==> flow/design.v <==
`timescale 1ps/1ps
module geofence ( clk,reset,X,Y,valid,is_inside);
  input clk;
  input reset;
  input [9:0] X;
  input [9:0] Y;
  output reg valid;
  output reg is_inside;
  reg me;
  reg  signed [11:0] ma,mb;
  wire signed [23:0] mo; 
  wire mv;
  multi_div #(
    .SIZE_A(12),
    .SIZE_B(12),
    .SIGNED(1),
    .STEP_SIZE(1) 
  ) multi_u1(
    .clk(clk),.reset(reset),
    .en(me),
    .select(1'b0),
    .a(ma),
    .b(mb),
    .P(mo),
    .div_zero(),
    .Valid(mv),
    .Busy()
  );
  reg [2:0] state;
  reg [2:0] state_counter_0,state_counter_1;
  reg [2:0] state_step;
  reg [9:0] check_point [1:0];
  reg [9:0] geofence_point [5:0][1:0];
  reg       check_signed;
  reg signed [26:0] DATA_REG;
  parameter READ_DATA     = 0;
  parameter SORT_POINT    = 1;
  parameter CHECK_IN_SIDE = 2;
  parameter DATA_OUT      = 3;
  integer i;
  always @(posedge clk or posedge reset) begin
    if (reset) begin
      state <= READ_DATA;
      state_step <= 0;
      state_counter_0 <= 0;
      state_counter_1 <= 0;
      me <= 0;
      is_inside <= 1;
    end else begin
      case (state)
        READ_DATA:begin
          if(state_counter_0==0)begin
            check_point[0] <= X;
            check_point[1] <= Y;
            state_counter_0 <= state_counter_0 + 1;
          end
          else begin
            if(state_counter_0 == 6)begin
              state <= SORT_POINT;
              state_counter_0 <= 1;
              state_counter_1 <= 2;
              me <= 0;
            end
            else state_counter_0 <= state_counter_0 + 1;
            geofence_point[state_counter_0-1][0] <= X;
            geofence_point[state_counter_0-1][1] <= Y;
          end 
        end
        SORT_POINT:begin
          case(state_step)
            0:begin
              ma <= (geofence_point[state_counter_0][0] - geofence_point[0][0]) ;  
              mb <= (geofence_point[state_counter_1][1] - geofence_point[0][1]) ;  
              me <= 1;
              state_step <= state_step + 1;
            end
            1:begin
              me <= 0;
              if(mv)begin
                me <= 1;
                DATA_REG <= mo; 
                state_step <= state_step + 1;
                ma <= (geofence_point[state_counter_0][1] - geofence_point[0][1]) ;  
                mb <= (geofence_point[state_counter_1][0] - geofence_point[0][0]) ;  
              end
            end
            2:begin
              me <= 0;
              if(mv)begin
                DATA_REG <= $signed($signed(DATA_REG)-$signed(mo));
                state_step <= state_step + 1;
              end
            end
            3:begin
                if( $signed(DATA_REG) <= 0 )begin
                  geofence_point[state_counter_0][0] <= geofence_point[state_counter_1][0]; 
                  geofence_point[state_counter_0][1] <= geofence_point[state_counter_1][1]; 
                  geofence_point[state_counter_1][0] <= geofence_point[state_counter_0][0]; 
                  geofence_point[state_counter_1][1] <= geofence_point[state_counter_0][1]; 
                end
              state_step <= state_step + 1;
            end
            4:begin
              if(state_counter_0==4)begin
                state <= CHECK_IN_SIDE;
                state_counter_0 <= 0;
                state_counter_1 <= 0;
              end
              else if(state_counter_1==5)begin
                state_counter_0 <= state_counter_0 + 1;
                state_counter_1 <= state_counter_0 + 2;
              end 
              else begin
                state_counter_1 <= state_counter_1 + 1;
              end
              state_step <= 0;
            end
          endcase
        end
        CHECK_IN_SIDE:begin
          case(state_step)
            0:begin 
              ma <= (geofence_point[state_counter_0][0] - check_point[0] );
              mb <= (geofence_point[ ((state_counter_0+1)==6 ? 0:(state_counter_0+1)) ][1] - geofence_point[state_counter_0][1] );
              me <= 1;
              state_step <= state_step + 1;
            end
            1:begin
              me <= 0;
              if(mv)begin
                DATA_REG <= mo;
                state_step <= state_step + 1;
              end
            end
            2:begin
              ma <= (geofence_point[state_counter_0][1] - check_point[1] );
              mb <= (geofence_point[ ((state_counter_0+1)==6 ? 0:(state_counter_0+1)) ][0] - geofence_point[state_counter_0][0]);
              me <= 1;
              state_step <= state_step + 1;
            end
            3:begin
              me <= 0;
              if(mv)begin
                if(state_counter_0==0) begin
                  check_signed <= (($signed(DATA_REG)-$signed(mo))>0)? 1:0;
                  state_counter_0 <= state_counter_0 + 1;
                end
                else begin
                  if(check_signed != ((($signed(DATA_REG)-$signed(mo))>0)? 1:0) )begin
                    is_inside <= 0;
                    state <= DATA_OUT;
                  end else if(state_counter_0==5)begin
                    state <= DATA_OUT;
                  end else begin
                    state_counter_0 <= state_counter_0 + 1;
                  end
                end
                state_step <= 0;
              end
            end
          endcase
        end
        default begin
          state <= READ_DATA;
          state_step <= 0;
          state_counter_0 <= 0;
          state_counter_1 <= 0;
          me <= 0;
          is_inside <= 1;
        end
      endcase
    end
  end
  always@(*)begin
    valid <= (state == DATA_OUT) ? 1'b1:1'b0;
  end
endmodule
module multi_div
#(
  parameter SIZE_A = 128,
  parameter SIZE_B = 64,
  parameter SIGNED = 0,
  parameter STEP_SIZE = 1 
)(
  input wire clk,reset,
  input wire en,
  input wire select,
  input wire [SIZE_A-1:0] a,
  input wire [SIZE_B-1:0] b,
  output reg [SIZE_A+SIZE_B-1:0] P,
  output reg div_zero,
  output reg Valid,
  output reg Busy
);
  parameter READ_IN       = 0,
            CALCULATE     = 1,
            PREPARE_DATA  = 2,
            DATA_OUT      = 3;
  reg [1:0] state;
  reg [9:0] state_counter;
  reg neg_signed;
  reg [SIZE_A-1:0] data_b;
  reg [SIZE_A+SIZE_B:0] r;   
  always@(*)begin
    Valid <= (state == DATA_OUT) ? 1'b1:1'b0;
    Busy  <= (state == CALCULATE || state == PREPARE_DATA) ? 1'b1:1'b0;
  end
  always@(posedge clk or posedge reset)begin
    if(reset)begin
      state <= READ_IN;
      state_counter <= 0;
    end else begin
      case(state)
        READ_IN   :begin
          if(en)begin
            if(select && b==0)begin
              state <= DATA_OUT;
              div_zero <= 1;
            end else begin
              state <= CALCULATE;
              div_zero <= 0;
            end 
            state_counter <= 0;
          end  
        end
        CALCULATE :begin
          if(state_counter == (SIZE_A/STEP_SIZE)-1)begin
            state <= PREPARE_DATA;
            state_counter <= 0;
          end
          else begin
            state_counter <= state_counter + 1;
          end
        end
        PREPARE_DATA:begin
          state <= DATA_OUT;
          state_counter <= 0;
        end
        DATA_OUT  :begin
          state <= READ_IN;
          state_counter <= 0;
        end
        default begin
          state <= READ_IN;
          state_counter <= 0;
        end
      endcase
    end
  end
  reg [SIZE_A-1:0] na;
  reg [SIZE_B-1:0] nb;
  reg in_select;
  integer i;
  always@(posedge clk or posedge reset)begin
    if(reset)begin
      r = 0;
      data_b = 0;
			P = 0;
      neg_signed = 0;
    end else begin
      case(state)
        READ_IN   :begin
          if(en)begin
            if(SIGNED)begin
              neg_signed = a[SIZE_A-1] ^ b[SIZE_B-1];
              na = a[SIZE_A-1] ? -a:a;
              nb = b[SIZE_B-1] ? -b:b;
            end
            else begin
              na = a;
              nb = b;
            end
            r = {na,1'b0,{SIZE_B{1'b0}}};
            data_b = nb;
            in_select = select;
          end  
        end
        CALCULATE :begin
          for(i=0;i<STEP_SIZE;i=i+1)begin 
          	r = r[SIZE_A+SIZE_B] ? ((r<<1)+data_b) : (r<<1);
          end
        end
        PREPARE_DATA:begin
          P = r[SIZE_A+SIZE_B-1:0];
          if(neg_signed)begin
            P = -P;
          end
        end
      endcase
    end
  end
endmodule
# Reports on geofence
# Tool output for the design above, in the order of the flow.
# Line numbers count from 1 in the design file above.
# Operators: Yosys type, input widths -> output width; for muxes data width and select width s.
# Cell names lack the library's common part.
# A cell with - has no value.
dict set report inputs {
  design {geofence}
  clock_port {clk}
  cell_library {sky130hd}
  pvt_corner {tt_025C_1v80}
}

# Elaborated design
# Yosys after proc, flatten, opt, wreduce and memory -nomap, before mapping. Print and check cells are not counted.
dict set report classes {
  addsub 28
  mul 0
  n_div 0
  cmp 2
  eq_ne 132
  n_shift 0
  muxes 201
  logic 5
  reduce_logical 49
}
# op count
set op_table {}
lappend op_table {{$mux 10} 113}
lappend op_table {{$pmux 10 s12} 3}
lappend op_table {{$pmux 10 s2} 12}
lappend op_table {{$pmux 10 s6} 3}
lappend op_table {{$pmux 12 s2} 6}
lappend op_table {{$pmux 27 s2} 2}
lappend op_table {{$sub 10x10->11} 8}
lappend op_table {{$reduce_and 7->1} 12}
lappend op_table {{$mux 3} 27}
lappend op_table {{$mux 27} 3}
lappend op_table {{$eq 4x3->1 const B} 17}
lappend op_table {{$eq 4x4->1 const B} 16}
lappend op_table {{$ne 3x3->1 const B} 20}
lappend op_table {{$pmux 3 s3} 6}
lappend op_table {{$pmux 25 s2} 1}
lappend op_table {{$mux 25} 2}
lappend op_table {{$mux 12} 4}
lappend op_table {{$eq 3x3->1 const B} 13}
lappend op_table {{$eq 3x2->1 const B} 12}
lappend op_table {{$ne 5x5->1 const B} 7}
lappend op_table {{$ne 2x2->1 const B} 17}
lappend op_table {{$eq 4x2->1 const B} 8}
lappend op_table {{$logic_not 4->1} 8}
lappend op_table {{$pmux 10 s3} 1}
lappend op_table {{$sub 27x24->28} 1}
lappend op_table {{$gt 28x1->1 const B} 1}
lappend op_table {{$le 27x1->1 const B} 1}
lappend op_table {{$sub 27x24->27} 1}
# Other operator kinds: 40; their cells: 92.
dict set report word_totals {
  register_bits 280
  latchBits 0
  mem_bits_rw 0
  romBits 0
  clocked_rd_ports_x_width 0
  n_memories 0
  elab_cells 447
}

# Logic depth
# Yosys ltp: most cells in a row. Word level: on the elaborated netlist, between registers, memories and ports. Mapped: between sequential cells and ports; inverters and the memories' decode and read muxes count.
dict set report depth {
  ltp_word 12
  ABC_AREA 0
  mapped_depth 28
}

# Mapped cells and area
# Source: synth_stat.txt of the flow (Yosys; design flattened, memories mapped). It holds for the ABC_AREA given above (unset counts as 0); a run with the other value may have another netlist.
# The area totals of this step are shown rounded.
dict set report mapped {
  cell_count 2829
  mapped_area_um2 23700
  seqArea_um2 7986
  ffs 281
  n_buf 189
}
# type count type_area_um2
set by_type {}
lappend by_type {edfxtp_1 190 5.71E+03}
lappend by_type {dfrtp_1 88 2.2E+03}
lappend by_type {ha_1 144 1.8E+03}
lappend by_type {nand2_1 442 1.66E+03}
lappend by_type {o21ai_0 238 1.19E+03}
lappend by_type {a21oi_1 207 1.04E+03}
lappend by_type {mux2i_1 79 790.758}
lappend by_type {inv_1 168 630.605}
lappend by_type {nor2_1 163 611.837}
lappend by_type {o211ai_1 81 608.083}
lappend by_type {clkbuf_1 138 517.997}
lappend by_type {xnor2_1 57 499.229}
lappend by_type {mux2_2 43 484.214}
lappend by_type {xor2_1 55 481.712}
lappend by_type {a221o_1 46 460.442}
lappend by_type {nand2b_1 44 275.264}
lappend by_type {nand3_1 54 270.259}
lappend by_type {a222oi_1 26 260.25}
# Not listed: further types 76, cells in them 566.
# The figures by module come from a second, unflattened synthesis with its own total; it is not the netlist above.
dict set report hier_totals {
  cells_unflattened 2854
  hier_area_um2 24010
}
# Each row is one instance without its submodules.
# module instances n_cells area_um2
set by_module {}
lappend by_module {geofence 1 2303 19200}
lappend by_module {multi_div 1 551 4802}

# Path before layout
# OpenSTA on the mapped netlist: ideal clock, no wires. The path of least setup slack (recovery checks aside). Input and output delay are each 20% of the period. Register names are those of the netlist, which keeps one name where synthesis merged equal registers.
dict set report synth_timing {
  path_kind {in2reg}
  startpoint {input port reset}
  endpoint {register ma[0]}
  period_ns 5.5
  in_delay_ns 1.100
  setup_time_ns 0.522
  t_first_pin_ns 1.100
  arrival_time_ns 6.984
  required_time_ns 4.978
  slack_ns -2.005
  path_delay_ns 6.406
  driving_pins 3
  period_less_setup_slack_ns 7.505
}
# "path_delay_ns" = arrival - input delay + setup time.
# "driving_pins": output pins that drive a net of the path, with the launching flip-flop's if there is one; two outputs of one cell count as two.
# "period_less_setup_slack_ns" = period - worst setup slack (recovery checks aside). The figure is calculated, with input and output delays left at 20% of the set period.
# The rows between start and end are the longest chain of elaborated cells between them; the timing report does not say that the signal goes this way. Where chains are equally long, one stands for them.
# Each line given opens the expression or statement behind the cell; cells for indexed reads and writes are added by Yosys, which also makes memories of some case tables.
# A register here has more assigning lines than the two given.
dict set report synth_via {
  path_cell_list {inv_1 > o21ai_0 > a2111oi_0}
  elab_chain_cells 2
}
# element line_no
set synth_lines {}
lappend synth_lines {{start, declared} 4} ;# input reset;
lappend synth_lines {{$not 1->1} -}
lappend synth_lines {{$reduce_and 5->1} -}
lappend synth_lines {{end, assigned} 72} ;# ma <= (geofence_point[state_counter_0][0] - geofence_point[0][0]) ;
lappend synth_lines {{end, assigned} 83} ;# ma <= (geofence_point[state_counter_0][1] - geofence_point[0][1]) ;
lappend synth_lines {{end, declared} 10} ;# reg  signed [11:0] ma,mb;

# Worst path after layout
# Path of least setup slack in the final report of stored run 1 (OpenROAD, finished layout, wires in). Where an end is a register, its clock arrival counts in the times.
dict set report layout_timing {
  path_kind {reg2reg}
  startpoint {register state_counter_0[0]}
  endpoint {register mb[9]}
  period_ns 6.56
  setup_time_ns 0.28
  t_first_pin_ns 0.60
  arrival_time_ns 6.27
  required_time_ns 6.85
  slack_ns 0.58
  driving_pins 25
}
# The rows between start and end are the longest chain of elaborated cells between them; the timing report does not say that the signal goes this way. Where chains are equally long, one stands for them.
# A register here has more assigning lines than the two given.
dict set report layout_via {
  path_cell_list {dfrtp_1 > ha_1 > nor2b_1 > nor2_1 > buf_4 > a21oi_1 > and2_1 > a22oi_1 > nand2_1 > nor2_1 > o21ai_0 > o31a_1 > ha_1 > nor2b_1 > o21ai_0 > a21boi_0 > o21ai_0 > a21boi_0 > o21ai_0 > nand2b_1 > a21o_1 > a21oi_1 > xnor2_1 > mux2i_1 > mux2i_1}
  elab_chain_cells 12
}
# element line_no
set layout_lines {}
lappend layout_lines {{start, declared} 30} ;# reg [2:0] state_counter_0,state_counter_1;
lappend layout_lines {{start, assigned} 55} ;# state_counter_0 <= state_counter_0 + 1;
lappend layout_lines {{start, assigned} 64} ;# else state_counter_0 <= state_counter_0 + 1;
lappend layout_lines {{$add 3x1->4} 137} ;# mb <= (geofence_point[ ((state_counter_0+1)==6 ? 0:(state_counter_0+1)) ][0] - geofence_point[state_counter_0] ...
lappend layout_lines {{$eq 4x3->1} 137}
lappend layout_lines {{$mux 3} 137}
lappend layout_lines {{$sub 3x3->3} 137}
lappend layout_lines {{$add 4x1->4} 137}
lappend layout_lines {{$eq 4x4->1} 137}
lappend layout_lines {{$pmux 10 s12} 137}
lappend layout_lines {{$mux 10} 121} ;# case(state_step)
lappend layout_lines {{$mux 10} 50} ;# case (state)
lappend layout_lines {{$sub 10x10->11} 137}
lappend layout_lines {{$pmux 12 s2} 121}
lappend layout_lines {{$pmux 12 s2} 50}
lappend layout_lines {{end, assigned} 73} ;# mb <= (geofence_point[state_counter_1][1] - geofence_point[0][1]) ;
lappend layout_lines {{end, assigned} 84} ;# mb <= (geofence_point[state_counter_1][0] - geofence_point[0][0]) ;
lappend layout_lines {{end, declared} 10} ;# reg  signed [11:0] ma,mb;

; Measured data: module geofence, platform sky130hd, 3 stored runs of the flow under differing settings, order arbitrary. Input and output delays are each 20% of the period that was set; the output load is 0.01 pF.
; "period_less_ws_ns": clock period set for the run, less the worst setup slack. It is reckoned from that one timing run; input and output delays stay at 20% of the period that was set.
; "worst_setup_path_time_ns": the worst setup path's part of the clock period (all of it between registers, 20% less for each end at a port) less its slack. A launch clock that arrives late makes it longer, a capture clock that arrives late makes it shorter.
; "design_power_mw" is the tool's figure for a default switching activity; nothing was simulated.
; The measured numbers are rounded.

[stored run 1: settings]
CAP_MARGIN = 40
CELL_PAD_IN_SITES_DETAIL_PLACEMENT = 1
CORE_ASPECT_RATIO = 1.08
CORE_MARGIN = 10
CORE_UTILIZATION = 22
GPL_ROUTABILITY_DRIVEN = 0
MAX_ROUTING_LAYER = met5
PLACE_DENSITY_LB_ADDON = 0.13
TNS_END_PERCENT = 40
period_ns = 6.56
SLEW_MARGIN = 20
[stored run 1: results]
period_less_ws_ns = 5.979
worst_setup_path_time_ns = 5.98
worst_path_kind = reg2reg
finalUtil_pct = 25.3
holdWs_ns = 0.473
final_setup_tns_ns = 0.000
yosys.chip_area_um2 = 23700
layout_stdcell_area_um2 = 27190
die_footprint_um2 = 121300
design_power_mw = 4.308
worstSetupSlack_ns = 0.581

[stored run 2: settings]
CAP_MARGIN = 40
CELL_PAD_IN_SITES_DETAIL_PLACEMENT = 2
CELL_PAD_IN_SITES_GLOBAL_PLACEMENT = 0
CORE_UTILIZATION = 34
CTS_CLUSTER_DIAMETER = 307
CTS_CLUSTER_SIZE = 90
PLACE_DENSITY_LB_ADDON = 0.14
SLEW_MARGIN = 25
period_ns = 7.2
CORE_MARGIN = 2
[stored run 2: results]
period_less_ws_ns = 6.046
worst_setup_path_time_ns = 6.05
worst_path_kind = reg2reg
finalUtil_pct = 36.9
holdWs_ns = 0.511
final_setup_tns_ns = 0.000
yosys.chip_area_um2 = 23700
layout_stdcell_area_um2 = 25400
die_footprint_um2 = 71850
design_power_mw = 2.537
worstSetupSlack_ns = 1.154

[stored run 3: settings]
ABC_AREA = 1
CAP_MARGIN = 0
CELL_PAD_IN_SITES_GLOBAL_PLACEMENT = 0
CORE_ASPECT_RATIO = 1.14
CTS_CLUSTER_DIAMETER = 122
CTS_CLUSTER_SIZE = 97
GPL_ROUTABILITY_DRIVEN = 0
GPL_TIMING_DRIVEN = 0
HOLD_SLACK_MARGIN = -0.02
MAX_ROUTING_LAYER = met4
PLACE_DENSITY_LB_ADDON = 0.07
SETUP_SLACK_MARGIN = -0.38
period_ns = 5.18
CORE_MARGIN = 2
CORE_UTILIZATION = 40
SLEW_MARGIN = 20
[stored run 3: results]
period_less_ws_ns = 5.387
worst_setup_path_time_ns = 5.39
worst_path_kind = reg2reg
finalUtil_pct = 43.9
holdWs_ns = 0.397
final_setup_tns_ns = -1.294
yosys.chip_area_um2 = 23610
layout_stdcell_area_um2 = 25800
die_footprint_um2 = 60990
design_power_mw = 4.156
worstSetupSlack_ns = -0.207
